==> flow/design.v <==
module my_fifo #(
                   parameter DATA_W           = 128      ,         
                   parameter DEPTH            = 16     ,         
                   parameter UPP_TH           = 4      ,         
                   parameter LOW_TH           = 2                
                )
                (
                   input                   clk         ,         
                   input                   rstn        ,         
                   input                   i_wren      ,         
                   input  [DATA_W - 1 : 0] i_wrdata    ,         
                   output                  o_alm_full  ,         
                   output                  o_full      ,         
                   input                   i_rden      ,         
                   output [DATA_W - 1 : 0] o_rddata    ,         
                   output                  o_alm_empty ,         
                   output                  o_empty               
                );
logic [DATA_W - 1        : 0] data_rg [DEPTH] ;         
logic [$clog2(DEPTH) - 1 : 0] wrptr_rg        ;         
logic [$clog2(DEPTH) - 1 : 0] rdptr_rg        ;         
logic [$clog2(DEPTH)     : 0] dcount_rg       ;         
logic                         wren_s          ;         
logic                         rden_s          ;         
logic                         full_s          ;         
logic                         empty_s         ;         
always @ (posedge clk) begin
   if (!rstn) begin      
      for (int i = 0; i < DEPTH; i++) begin
         data_rg[i] <= '0 ;
      end
      wrptr_rg  <= 0              ;
      rdptr_rg  <= 0              ;      
      dcount_rg <= 0              ;
   end
   else begin   
      if (wren_s) begin                          
         data_rg [wrptr_rg] <= i_wrdata ;         
         if (wrptr_rg == DEPTH - 1) begin
            wrptr_rg <= 0               ;         
         end
         else begin
            wrptr_rg <= wrptr_rg + 1    ;         
         end
      end
      if (rden_s) begin         
         if (rdptr_rg == DEPTH - 1) begin
            rdptr_rg <= 0               ;         
         end
         else begin
            rdptr_rg <= rdptr_rg + 1    ;         
         end
      end
      if (wren_s && !rden_s) begin                
         dcount_rg <= dcount_rg + 1 ;
      end                    
      else if (!wren_s && rden_s) begin           
         dcount_rg <= dcount_rg - 1 ;         
      end
   end
end
assign full_s      = (dcount_rg == DEPTH) ? 1'b1 : 0                ; 
assign empty_s     = (dcount_rg == 0    ) ? 1'b1 : 0                ;
assign wren_s      = i_wren & !full_s                               ;  
assign rden_s      = i_rden & !empty_s                              ;
assign o_full      = full_s                          ;
assign o_empty     = empty_s                                        ;
assign o_alm_full  = ((dcount_rg > UPP_TH) ? 1'b1 : 0)              ;
assign o_alm_empty = (dcount_rg < LOW_TH) ? 1'b1 : 0                ;  
assign o_rddata    = data_rg [rdptr_rg]                             ;   
endmodule
# == Reports on my_fifo ==
# Tool output for the design above, in the order of the flow.
# Lines are those of the file above, counted from 1.
# Operators carry their Yosys type and port widths (W data, S select, Z words).
# A cell with -- has no value.
# inputs
top,my_fifo
clk_port,clk
library,sky130hd
corner,tt_025C_1v80

# == Elaborated design ==
# Yosys after proc, flatten, opt, wreduce and memory -nomap, before mapping. Print and check cells are not counted. Equal cells are merged and count once.
# Memory sizes are those after Yosys's memory passes, which may raise the word count (mostly to a power of two), join words into wider ones and drop unused or constant bits.
# word_totals
mem_bits_rw,2048
input_bits,132
memories,1
ff_bits,13
word_cells,40
# classes
reduce_logical,8
muxes,17
n_logic,2
add_sub_neg,4
n_eq,3
compare,2
# memory_table
name,size,width,line_no,source
data_rg,16,128,19,logic [DATA_W - 1        : 0] data_rg [DEPTH] ;
# ops
op,count
$mux W128,2
$mux W4,6
$mux W5,2
$add A4 B1 Y4 const B,2
$eq A4 B4 Y1 const B,2
$mux W1,7
$add A5 B1 Y5 const B,1
$sub A5 B1 Y5 const B,1
$lt A5 B2 Y1 const B,1
$gt A5 B3 Y1 const B,1
$eq A5 B5 Y1 const B,1
$logic_not A5 Y1,1
$logic_not A1 Y1,4
$and A1 B1 Y1,2
$logic_and A1 B1 Y1,2
$reduce_bool A2 Y1,1

# == Longest topological paths ==
# Longest topological path by Yosys (ltp), each cell counted once; first at word level (registers and memories cut), then after technology mapping (sequential cells cut; the memories' decode and read muxes count).
# depth
word_depth,8
ABC_AREA,0
ltp_mapped,12
ltp_nobuf,10

# == Netlist ==
# Source: synth_stat.txt of the flow (Yosys; design flattened, memories mapped). It holds for the ABC_AREA given above (unset counts as 0); a run with the other value may have another netlist.
# Totals and module areas in this step are rounded.
# types
cell_type,count,area_total_um2
sky130_fd_sc_hd__edfxtp_1,2048,6.15E+04
sky130_fd_sc_hd__and2_1,2051,1.28E+04
sky130_fd_sc_hd__mux4_2,512,1.15E+04
sky130_fd_sc_hd__a22oi_1,216,1.62E+03
sky130_fd_sc_hd__clkbuf_1,323,1.21E+03
sky130_fd_sc_hd__buf_4,100,750.72
sky130_fd_sc_hd__nand2_1,125,469.2
sky130_fd_sc_hd__buf_2,78,390.374
sky130_fd_sc_hd__dfxtp_1,17,340.326
sky130_fd_sc_hd__o22ai_1,40,250.24
sky130_fd_sc_hd__nor2_1,37,138.883
sky130_fd_sc_hd__nand2b_1,22,137.632
sky130_fd_sc_hd__buf_6,10,112.608
sky130_fd_sc_hd__ha_1,9,112.608
sky130_fd_sc_hd__nor3_2,8,80.077
sky130_fd_sc_hd__buf_1,21,78.826
sky130_fd_sc_hd__nor4_2,4,50.048
sky130_fd_sc_hd__a21oi_1,8,40.038
# Not listed: further types 22, cells in them 48.
# mapped
n_buf,532
cell_count,5677
synth_area_um2,92000
flip_flops,2065

# == Worst setup path after synthesis ==
# Source: OpenSTA report_checks on the synthesized netlist (no wires, ideal clock, input and output delay 20% of the period each), path of least setup slack; recovery checks are left aside. Register names are those of the netlist, which keeps one name where synthesis merged equal registers.
# synth_path
path_type,input port to flip-flop
start,in rstn
end,mem data_rg[2][0]
arrival_ns,4.954
setup_ns,0.510
driving_pins,5
t_first_pin_ns,0.900
input_delay_ns,0.900
path_slack_ns,-0.964
delay_ns,4.564
tclk_ns,4.5
required_ns,3.990
n_path_buf,2
synth_period_reached_ns,5.464
# "delay_ns" = arrival - input delay + setup time.
# "driving_pins" counts driving pins, that of a launching flip-flop among them; a cell with two outputs on the path counts twice.
# "synth_period_reached_ns" is the clock period less the worst setup slack; recovery checks do not enter. This is arithmetic on one report: input and output delays are still those of the set period (20% each).
# Between the ends stands the longest chain of elaborated cells between them, by number of cells; it is not shown to be the way that was timed. Of several equally long chains one is given.
# Each line given opens the expression or statement behind the cell; cells for indexed reads and writes are added by Yosys, which also makes memories of some case tables.
# The path ends at the enable pin of a flip-flop; only ways to that pin are counted.
# synth_between
cell_sequence,sky130_fd_sc_hd__clkbuf_1 > sky130_fd_sc_hd__nand2_1 > sky130_fd_sc_hd__nor4_2 > sky130_fd_sc_hd__buf_2 > sky130_fd_sc_hd__nand2b_1
elab_chain_len,1
cone_cells,3
lines_between,1
classes_between,3 x mux
# synth_lines
element,line_no,source
from (decl),9,"input                   rstn        ,"
$mux W4,28,if (!rstn) begin
to (decl),19,logic [DATA_W - 1        : 0] data_rg [DEPTH] ;

# == Timing after layout ==
# From the final timing report of entry A: the path of least setup slack in the routed layout; clock arrival at registers is part of the times.
# layout_path
path_type,flip-flop to output port
start,reg (no name shown)
end,out o_rddata[14]
required_ns,2.06
t_first_pin_ns,0.95
driving_pins,11
tclk_ns,2.57
n_path_buf,7
arrival_ns,3.22
path_slack_ns,-1.17
# layout_between
cell_sequence,sky130_fd_sc_hd__dfxtp_4 > sky130_fd_sc_hd__buf_12 > sky130_fd_sc_hd__buf_16 > sky130_fd_sc_hd__buf_16 > sky130_fd_sc_hd__buf_4 > sky130_fd_sc_hd__buf_8 > sky130_fd_sc_hd__buf_6 > sky130_fd_sc_hd__mux4_2 > sky130_fd_sc_hd__a22oi_2 > sky130_fd_sc_hd__nand2_2 > sky130_fd_sc_hd__buf_6
# layout_lines
element,line_no,source
to (decl),15,"output [DATA_W - 1 : 0] o_rddata    ,"
# No chain of elaborated cells between the ends is given.

# Top module my_fifo; platform sky130hd; tools Yosys and OpenROAD; 3 stored runs in no particular order. Input and output delays are each 20% of the period that was set; the output load is 0.01 pF.
# "achieved_clock_period_ns" is the run's clock period less its worst setup slack. It is reckoned from that one timing run; input and output delays stay at 20% of the period that was set.
# "worst_path_time_ns" = time allowed to the worst setup path (clock period - input delay - output delay, where it has them) - its slack; a late launch clock adds to it, a late capture clock takes from it.
# "total_power_uw" is the tool's figure for a default switching activity; nothing was simulated.
# Measured values are rounded.
# Among the settings, . means not set for that run.
# A result given as . is not shown for that run.
item,entry A,entry B,entry C
ABC_AREA,0,1,.
CELL_PAD_IN_SITES_GLOBAL_PLACEMENT,2,0,.
CORE_MARGIN,6,5,9
CORE_UTILIZATION,42,69,66
CTS_CLUSTER_DIAMETER,32,.,.
MIN_ROUTING_LAYER,met2,met2,met2
PLACE_DENSITY_LB_ADDON,0.18,0.0,0.29
SETUP_SLACK_MARGIN,0.49,0.28,.
period_ns,2.57,3.45,5.83
CAP_MARGIN,20,20,20
SLEW_MARGIN,20,20,20
CELL_PAD_IN_SITES_DETAIL_PLACEMENT,.,0,.
CORE_ASPECT_RATIO,.,0.75,.
CTS_CLUSTER_SIZE,.,78,78
GPL_ROUTABILITY_DRIVEN,.,1,0
MAX_ROUTING_LAYER,.,met4,met5
worst_hold_slack_ns,0.190,.,0.515
final_setup_ws_ns,-1.17,.,0.528
synthArea_um2,92000,.,92000
fin_tns_ns,-132,.,0.000
post_route_stdcell_area_um2,125000,.,103000
finish.utilization_pct,57.3,.,74.3
worst_path_time_ns,3.22,.,4.14
worst_setup_path_type,flip-flop to output port,.,flip-flop to output port
final_die_area_um2,230000,.,153000
total_power_uw,120000,.,36300
achieved_clock_period_ns,3.736,.,5.302
# Entry B: no final report: routing broke off with GRT-0228
